==> flow/design.v <==
module vedic_2x2 (
    input  [1:0] a,
    input  [1:0] b,
    output [3:0] product
);
    wire [3:0] partial;
    wire c1, c2;
    assign partial[0] = a[0] & b[0];
    assign partial[1] = a[1] & b[0];
    assign partial[2] = a[0] & b[1];
    assign partial[3] = a[1] & b[1];
    assign product[0] = partial[0];
    assign {c1, product[1]} = partial[1] + partial[2];
    assign {c2, product[2]} = partial[3] + c1;
    assign product[3] = c2;
endmodule
module vedic_mult #(
    parameter WIDTH = 8
)(
    input  [WIDTH-1:0] a,
    input  [WIDTH-1:0] b,
    output [2*WIDTH-1:0] product
);
    generate
        if (WIDTH == 2) begin : base_case
            vedic_2x2 v2x2 (
                .a(a),
                .b(b),
                .product(product)
            );
        end else begin : recursive_case
            localparam HALF_WIDTH = WIDTH / 2;
            wire [WIDTH-1:0] q0, q1, q2, q3;
            wire [2*WIDTH-1:0] aligned_q0, aligned_q1, aligned_q2, aligned_q3;
            wire [2*WIDTH-1:0] temp1, temp2;
            vedic_mult #(HALF_WIDTH) m0 (
                .a(a[HALF_WIDTH-1:0]),
                .b(b[HALF_WIDTH-1:0]),
                .product(q0)
            );
            vedic_mult #(HALF_WIDTH) m1 (
                .a(a[WIDTH-1:HALF_WIDTH]),
                .b(b[HALF_WIDTH-1:0]),
                .product(q1)
            );
            vedic_mult #(HALF_WIDTH) m2 (
                .a(a[HALF_WIDTH-1:0]),
                .b(b[WIDTH-1:HALF_WIDTH]),
                .product(q2)
            );
            vedic_mult #(HALF_WIDTH) m3 (
                .a(a[WIDTH-1:HALF_WIDTH]),
                .b(b[WIDTH-1:HALF_WIDTH]),
                .product(q3)
            );
            assign aligned_q0 = {{WIDTH{1'b0}}, q0};
            assign aligned_q1 = {{HALF_WIDTH{1'b0}}, q1, {HALF_WIDTH{1'b0}}};
            assign aligned_q2 = {{HALF_WIDTH{1'b0}}, q2, {HALF_WIDTH{1'b0}}};
            assign aligned_q3 = {q3, {WIDTH{1'b0}}};
            assign temp1 = aligned_q0 + aligned_q1;
            assign temp2 = temp1 + aligned_q2;
            assign product = temp2 + aligned_q3;
        end
    endgenerate
endmodule
module sigmoid_activation #(
    parameter WIDTH = 16,
    parameter FRAC_BITS = 11
)(
    input  signed [WIDTH-1:0] x,
    output [WIDTH-1:0] y
);
    localparam signed [WIDTH-1:0] NEG_THRESHOLD = -(4 << FRAC_BITS);
    localparam signed [WIDTH-1:0] POS_THRESHOLD = (4 << FRAC_BITS);
    localparam [WIDTH-1:0] ZERO_VAL = {WIDTH{1'b0}};
    localparam [WIDTH-1:0] HALF_VAL = (1 << (WIDTH-1));
    localparam [WIDTH-1:0] ONE_VAL  = {WIDTH{1'b1}};
    reg [WIDTH-1:0] y_reg;
    always @(*) begin
        if ($signed(x) < NEG_THRESHOLD)
            y_reg = ZERO_VAL;
        else if ($signed(x) > POS_THRESHOLD)
            y_reg = ONE_VAL;
        else
            y_reg = HALF_VAL + {{3{x[WIDTH-1]}}, x[WIDTH-1:3]};
    end
    assign y = y_reg;
endmodule
module mac_unit #(
    parameter DATA_WIDTH = 8,
    parameter ACCUM_WIDTH = 32,
    parameter OUTPUT_WIDTH = 16,
    parameter USE_SQRT_CSLA = 1,
    parameter ENABLE_ACTIVATION = 1,
    parameter FRAC_BITS = 11
)(
    input  clk,
    input  rst_n,
    input  enable,
    input  clear_acc,
    input  [DATA_WIDTH-1:0] input_data,
    input  [DATA_WIDTH-1:0] weight,
    output [OUTPUT_WIDTH-1:0] mac_out,
    output [OUTPUT_WIDTH-1:0] activated_out,
    output valid,
    output overflow
);
    localparam MULT_WIDTH = 2 * DATA_WIDTH;
    wire [MULT_WIDTH-1:0] mult_result;
    reg [ACCUM_WIDTH-1:0] accumulator;
    reg [ACCUM_WIDTH-1:0] next_acc;
    wire [ACCUM_WIDTH:0] acc_sum;
    reg overflow_reg;
    reg valid_reg;
    vedic_mult #(
        .WIDTH(DATA_WIDTH)
    ) multiplier (
        .a(input_data),
        .b(weight),
        .product(mult_result)
    );
    assign acc_sum = {1'b0, accumulator} + {{(ACCUM_WIDTH-MULT_WIDTH+1){1'b0}}, mult_result};
    always @(*) begin
        if (enable) begin
            if (clear_acc) begin
                next_acc = {{(ACCUM_WIDTH-MULT_WIDTH){1'b0}}, mult_result};
            end else begin
                next_acc = acc_sum[ACCUM_WIDTH-1:0];
            end
        end else if (clear_acc) begin
            next_acc = {ACCUM_WIDTH{1'b0}};
        end else begin
            next_acc = accumulator;
        end
    end
    always @(posedge clk or negedge rst_n) begin
        if (!rst_n)
            accumulator <= {ACCUM_WIDTH{1'b0}};
        else
            accumulator <= next_acc;
    end
    always @(posedge clk or negedge rst_n) begin
        if (!rst_n)
            overflow_reg <= 1'b0;
        else if (clear_acc)
            overflow_reg <= 1'b0;
        else if (enable && acc_sum[ACCUM_WIDTH])
            overflow_reg <= 1'b1;
    end
    assign overflow = overflow_reg;
    assign mac_out = accumulator[OUTPUT_WIDTH-1:0];
    generate
        if (ENABLE_ACTIVATION) begin : gen_activation
            sigmoid_activation #(
                .WIDTH(OUTPUT_WIDTH),
                .FRAC_BITS(FRAC_BITS)
            ) activation (
                .x(mac_out),
                .y(activated_out)
            );
        end else begin : no_activation
            assign activated_out = mac_out;
        end
    endgenerate
    always @(posedge clk or negedge rst_n) begin
        if (!rst_n)
            valid_reg <= 1'b0;
        else
            valid_reg <= enable;
    end
    assign valid = valid_reg;
endmodule
module mac_array #(
    parameter NUM_CHANNELS = 4,
    parameter DATA_WIDTH = 8,
    parameter ACCUM_WIDTH = 32,
    parameter OUTPUT_WIDTH = 16
)(
    input  clk,
    input  rst_n,
    input  [NUM_CHANNELS-1:0] enable,
    input  [NUM_CHANNELS-1:0] clear_acc,
    input  [DATA_WIDTH*NUM_CHANNELS-1:0] input_data,
    input  [DATA_WIDTH*NUM_CHANNELS-1:0] weight,
    output [OUTPUT_WIDTH*NUM_CHANNELS-1:0] mac_out,
    output [OUTPUT_WIDTH*NUM_CHANNELS-1:0] activated_out,
    output [NUM_CHANNELS-1:0] valid,
    output [NUM_CHANNELS-1:0] overflow
);
    genvar i;
    generate
        for (i = 0; i < NUM_CHANNELS; i = i + 1) begin : mac_channels
            mac_unit #(
                .DATA_WIDTH(DATA_WIDTH),
                .ACCUM_WIDTH(ACCUM_WIDTH),
                .OUTPUT_WIDTH(OUTPUT_WIDTH)
            ) mac_inst (
                .clk(clk),
                .rst_n(rst_n),
                .enable(enable[i]),
                .clear_acc(clear_acc[i]),
                .input_data(input_data[DATA_WIDTH*(i+1)-1:DATA_WIDTH*i]),
                .weight(weight[DATA_WIDTH*(i+1)-1:DATA_WIDTH*i]),
                .mac_out(mac_out[OUTPUT_WIDTH*(i+1)-1:OUTPUT_WIDTH*i]),
                .activated_out(activated_out[OUTPUT_WIDTH*(i+1)-1:OUTPUT_WIDTH*i]),
                .valid(valid[i]),
                .overflow(overflow[i])
            );
        end
    endgenerate
endmodule
======== Step by step through the tools: mac_array ========
What the tools print for mac_array, step after step.
Line numbers count from 1 in the design file above.
Library cell names are shortened.
Not given: -
design
  design top .............................. mac_array
  clock ................................... clk
  standard-cell library ................... sky130hd
  corner .................................. tt_025C_1v80

======== Word level ========
Source: Yosys, flattened and elaborated, memories not mapped. Widths are those after wreduce. Registers that Yosys merges into a memory's read port (data or address) are not register bits. Print and check cells do not count. Equal cells are merged and count once.
storage and ports
  bits in registers ....................... 136
  cells after elaboration ................. 512
operators by class
  $add $sub $neg .......................... 196
  $lt $le $gt $ge ......................... 8
  multiplexer cells ....................... 28
  bitwise logic cells ..................... 256
  reduce/logical cells .................... 12
operators by type and width
  cell                                                                                number
  32-bit 2-to-1 mux                                                                   12
  1-bit by 1-bit adder with 2-bit output                                              128
  1-bit AND                                                                           256
  32-bit by 16-bit adder with 33-bit output                                           4
  8-bit by 6-bit adder with 8-bit output                                              16
  8-bit adder                                                                         16
  16-bit 2-to-1 mux                                                                   8
  4-bit by 6-bit adder with 7-bit output                                              16
  14-bit by 16-bit adder with 16-bit output                                           4
  16-bit by 14-bit < comparator with 1-bit output (second input constant)             4
  16-bit by 15-bit greater-than comparator with 1-bit output (second input constant)  4
  16-bit adder (first input constant)                                                 4
  13-bit by 12-bit adder with 14-bit output                                           4
  8-bit by 12-bit adder with 13-bit output                                            4
  2-bit nonzero test                                                                  8
  1-bit 2-to-1 mux                                                                    8
  1-bit logical AND                                                                   4

======== Longest topological paths ========
Depth = most cells in a row (Yosys ltp): at word level without a register or memory, in the mapped netlist without a sequential cell, where the memories' decode and read muxes count.
depth
  depth in word-level cells ............... 13
  ABC_AREA ................................ 0
  gate-level depth with buffers ........... 31

======== Netlist ========
Source: synth_stat.txt of the flow (Yosys; design flattened, memories mapped). It holds for the ABC_AREA given above (unset counts as 0); a run with the other value may have another netlist.
The area totals of this step are shown rounded.
synthesis totals
  cell count .............................. 2,526
  cell area after synthesis ............... 0.0213 mm^2
  flip-flop cells ......................... 136
  buffers ................................. 123
cell types
  type     number  area in all (um^2)
  ha_1     364     4.55E+03
  dfrtp_1  136     3.4E+03
  fa_1     104     2.08E+03
  and2_1   260     1,626.56
  inv_1    266     998.458
  xor2_1   101     884.598
  nand2_1  217     814.531
  xnor2_1  93      814.531
  a21oi_1  149     745.715
  buf_4    80      600.576
  a21o_1   75      563.04
  o21ai_0  94      470.451
  nor2_1   111     416.65
  mux2i_1  37      370.355
  nor2b_1  35      218.96
  o21a_1   28      210.202
  nand3_1  38      190.182
  and3_1   24      150.144
Not listed: further types 49, cells in them 314.
By module: a second synthesis without flattening, with its own total; a netlist apart from the flattened one above.
unflattened totals
  cell total of the unflattened synthesis .. 2,320
  area total of the unflattened synthesis .. 0.0202 mm^2
Rows give one instance, submodules left out.
modules
  module                times used  cells  area (mm^2)
  mac_unit              4           284    0.0025
  vedic_mult (WIDTH=4)  16          27     0.000249
  vedic_2x2             64          6      0.00005
  vedic_mult (WIDTH=8)  4           66     0.000564
  sigmoid_activation    4           26     0.00018
  vedic_mult (WIDTH=2)  64          0      0
  mac_array             1           0      0

======== Worst setup path after synthesis ========
Source: OpenSTA report_checks on the synthesized netlist (no wires, ideal clock, input and output delay 20% of the period each), path of least setup slack; recovery checks are left aside. Register names are those of the netlist, which keeps one name where synthesis merged equal registers.
timing post-synthesis
  path kind ............................... in2reg
  start ................................... input port input_data[17]
  end ..................................... register mac_channels[2].mac_inst.accumulator[28]
  clock period ............................ 8.5 ns
  external input delay .................... 1.700 ns
  setup time .............................. 0.078 ns
  arrival ................................. 8.242 ns
  data required time ...................... 8.422 ns
  setup slack ............................. 0.180 ns
  path delay .............................. 6.620 ns
  stages on the path ...................... 27
  buffers on the path ..................... 1
  synthesis period reached ................ 8.32 ns
"path delay" is the arrival time less input delay plus setup time.
"stages on the path" counts driving pins, that of a launching flip-flop among them; a cell with two outputs on the path counts twice.
"synthesis period reached" is the clock period less the worst setup slack; recovery checks do not enter. This is arithmetic on one report: input and output delays are still those of the set period (20% each).
The rows between start and end are the longest chain of elaborated cells between them; the timing report does not say that the signal goes this way. Where chains are equally long, one stands for them.
A line is the first line of the expression or statement that the cell stems from. Yosys adds cells for indexed reads and writes and turns some case tables into memories.
between the ends, post-synthesis
  cells stage by stage .................... and2_1 ha_1 ha_1 ha_1 fa_1 xor2_1 fa_1 fa_1 a21o_1 a21oi_1 xor2_1 fa_1 inv_1 ha_1 nand3_1 nor2_1 a2111oi_0 o21ai_0 xor2_1 ha_1 clkbuf_1 nand2_1 nor4_1 o21a_1 nor3_1 or4_1 a21oi_1
  cells in the longest elaborated chain ... 12
ends and longest elaborated chain, post-synthesis
  element                                    RTL line  source
  start: declaration                         183       input  [DATA_WIDTH*NUM_CHANNELS-1:0] input_data,
  1-bit AND                                  9         assign partial[1] = a[1] & b[0];
  1-bit by 1-bit adder with 2-bit output     13
  1-bit by 1-bit adder with 2-bit output     14
  4-bit by 6-bit adder with 7-bit output     60        assign temp1 = aligned_q0 + aligned_q1;
  8-bit by 6-bit adder with 8-bit output     61        assign temp2 = temp1 + aligned_q2;
  8-bit adder                                62
  8-bit by 12-bit adder with 13-bit output   60
  13-bit by 12-bit adder with 14-bit output  61
  14-bit by 16-bit adder with 16-bit output  62
  32-bit by 16-bit adder with 33-bit output  122       assign acc_sum = {1'b0, accumulator} + {{(ACCUM_WIDTH-MULT_WIDTH+1){1'b0}}, mult_result};
  32-bit 2-to-1 mux                          125       if (clear_acc) begin
  32-bit 2-to-1 mux                          124       if (enable) begin
  end: assignment                            138       accumulator <= {ACCUM_WIDTH{1'b0}};
  end: assignment                            140       accumulator <= next_acc;
  end: declaration                           110       reg [ACCUM_WIDTH-1:0] accumulator;

======== Path in the finished layout ========
Path of least setup slack in the final report of job 1 (OpenROAD, finished layout, wires in). Where an end is a register, its clock arrival counts in the times.
timing after layout
  path kind ............................... in2reg
  start ................................... input port weight[16]
  end ..................................... register mac_channels[2].mac_inst.accumulator[17]
  clock period ............................ 9.7 ns
  external input delay .................... 1.94 ns
  setup time .............................. 0.07 ns
  arrival ................................. 8.42 ns
  data required time ...................... 10.07 ns
  setup slack ............................. 1.65 ns
  stages on the path ...................... 27
  buffers on the path ..................... 2
The rows between start and end are the longest chain of elaborated cells between them; the timing report does not say that the signal goes this way. Where chains are equally long, one stands for them.
between the ends, after layout
  cells stage by stage .................... buf_12 and2_4 ha_4 ha_4 ha_4 fa_2 xor2_2 fa_2 fa_2 a21o_1 a21oi_2 xor2_2 fa_1 inv_2 ha_4 nor2b_4 o31a_1 or4_4 a31oi_4 or3_4 nand2_4 ha_4 nand2_4 o31a_4 buf_6 or3_1 a21oi_2
  cells in the longest elaborated chain ... 12
ends and longest elaborated chain, after layout
  element                                    RTL line  source
  start: declaration                         184       input  [DATA_WIDTH*NUM_CHANNELS-1:0] weight,
  1-bit AND                                  9         assign partial[1] = a[1] & b[0];
  1-bit by 1-bit adder with 2-bit output     13
  1-bit by 1-bit adder with 2-bit output     14
  4-bit by 6-bit adder with 7-bit output     60        assign temp1 = aligned_q0 + aligned_q1;
  8-bit by 6-bit adder with 8-bit output     61        assign temp2 = temp1 + aligned_q2;
  8-bit adder                                62
  8-bit by 12-bit adder with 13-bit output   60
  13-bit by 12-bit adder with 14-bit output  61
  14-bit by 16-bit adder with 16-bit output  62
  32-bit by 16-bit adder with 33-bit output  122       assign acc_sum = {1'b0, accumulator} + {{(ACCUM_WIDTH-MULT_WIDTH+1){1'b0}}, mult_result};
  32-bit 2-to-1 mux                          125       if (clear_acc) begin
  32-bit 2-to-1 mux                          124       if (enable) begin
  end: assignment                            138       accumulator <= {ACCUM_WIDTH{1'b0}};
  end: assignment                            140       accumulator <= next_acc;
  end: declaration                           110       reg [ACCUM_WIDTH-1:0] accumulator;

--- measured runs ---
Measured data: module mac_array, platform sky130hd, 4 stored runs of the flow under differing settings, order arbitrary. Input and output delays are each 20% of the period that was set; the output load is 0.01 pF.
"clock period achieved" = clock period - worst setup slack. The figure is calculated, with input and output delays left at 20% of the set period.
"time used up by the worst setup path": the worst setup path's part of the clock period (all of it between registers, 20% less for each end at a port) less its slack. A launch clock that arrives late makes it longer, a capture clock that arrives late makes it shorter.
"overall power": no workload was simulated; the value follows from the tool's default switching activity.
Results are given in rounded form.

---- job 1 ----
settings
  CAP_MARGIN = 15
  CELL_PAD_IN_SITES_DETAIL_PLACEMENT = 1
  CELL_PAD_IN_SITES_GLOBAL_PLACEMENT = 1
  CORE_ASPECT_RATIO = 0.71
  CORE_MARGIN = 4
  CTS_CLUSTER_DIAMETER = 292
  CTS_CLUSTER_SIZE = 96
  GPL_ROUTABILITY_DRIVEN = 1
  GPL_TIMING_DRIVEN = 0
  HOLD_SLACK_MARGIN = 0.01
  MAX_ROUTING_LAYER = met5
  SETUP_SLACK_MARGIN = 2.04
  TNS_END_PERCENT = 25
  period_ns = 9.7
  CORE_UTILIZATION = 40
  SLEW_MARGIN = 20
results
  sum of negative setup slack ............. 0.000 ns
  time used up by the worst setup path .... 6.11 ns
  worst setup path type ................... in2reg
  smallest hold slack ..................... 0.499 ns
  std-cell area (final layout) ............ 0.0275 mm^2
  chip area in the Yosys report ........... 0.0213 mm^2
  overall power ........................... 0.00868 W
  die area ................................ 0.0571 mm^2
  utilization in the final report ......... 52.8 %
  worst setup slack after layout .......... 1.65 ns
  clock period achieved ................... 8.048 ns

---- job 2 ----
settings
  ABC_AREA = 0
  CORE_UTILIZATION = 58
  CTS_CLUSTER_DIAMETER = 46
  GPL_ROUTABILITY_DRIVEN = 1
  GPL_TIMING_DRIVEN = 0
  HOLD_SLACK_MARGIN = -0.0
  MIN_ROUTING_LAYER = met1
  PLACE_DENSITY_LB_ADDON = 0.26
  SLEW_MARGIN = 5
  period_ns = 4.63
  CAP_MARGIN = 20
  CORE_MARGIN = 2
results
  sum of negative setup slack ............. -207 ns
  smallest hold slack ..................... 0.508 ns
  die area ................................ 0.0383 mm^2
  chip area in the Yosys report ........... 0.0213 mm^2
  time used up by the worst setup path .... 6.26 ns
  worst setup path type ................... in2reg
  worst setup slack after layout .......... -2.55 ns
  utilization in the final report ......... 81.8 %
  std-cell area (final layout) ............ 0.0298 mm^2
  clock period achieved ................... 7.181 ns
  overall power ........................... 0.0243 W

---- job 3 ----
settings
  CORE_UTILIZATION = 48
  period_ns = 8.31
  CAP_MARGIN = 20
  CORE_MARGIN = 2
  SLEW_MARGIN = 20
results
  time used up by the worst setup path .... 6.47 ns
  worst setup path type ................... in2reg
  utilization in the final report ......... 59.7 %
  std-cell area (final layout) ............ 0.0263 mm^2
  chip area in the Yosys report ........... 0.0213 mm^2
  overall power ........................... 0.00953 W
  die area ................................ 0.0461 mm^2
  clock period achieved ................... 8.133 ns
  worst setup slack after layout .......... 0.177 ns
  sum of negative setup slack ............. 0.000 ns
  smallest hold slack ..................... 0.532 ns

---- job 4 ----
settings
  CTS_CLUSTER_DIAMETER = 292
  GPL_ROUTABILITY_DRIVEN = 0
  SETUP_SLACK_MARGIN = 2.04
  period_ns = 8.5
  CAP_MARGIN = 20
  CORE_MARGIN = 2
  CORE_UTILIZATION = 40
  SLEW_MARGIN = 20
results
  overall power ........................... 0.0118 W
  std-cell area (final layout) ............ 0.0295 mm^2
  sum of negative setup slack ............. 0.000 ns
  time used up by the worst setup path .... 5.96 ns
  worst setup path type ................... in2reg
  chip area in the Yosys report ........... 0.0213 mm^2
  smallest hold slack ..................... 0.535 ns
  utilization in the final report ......... 56.1 %
  die area ................................ 0.0552 mm^2
  worst setup slack after layout .......... 0.838 ns
  clock period achieved ................... 7.662 ns
--- end ---
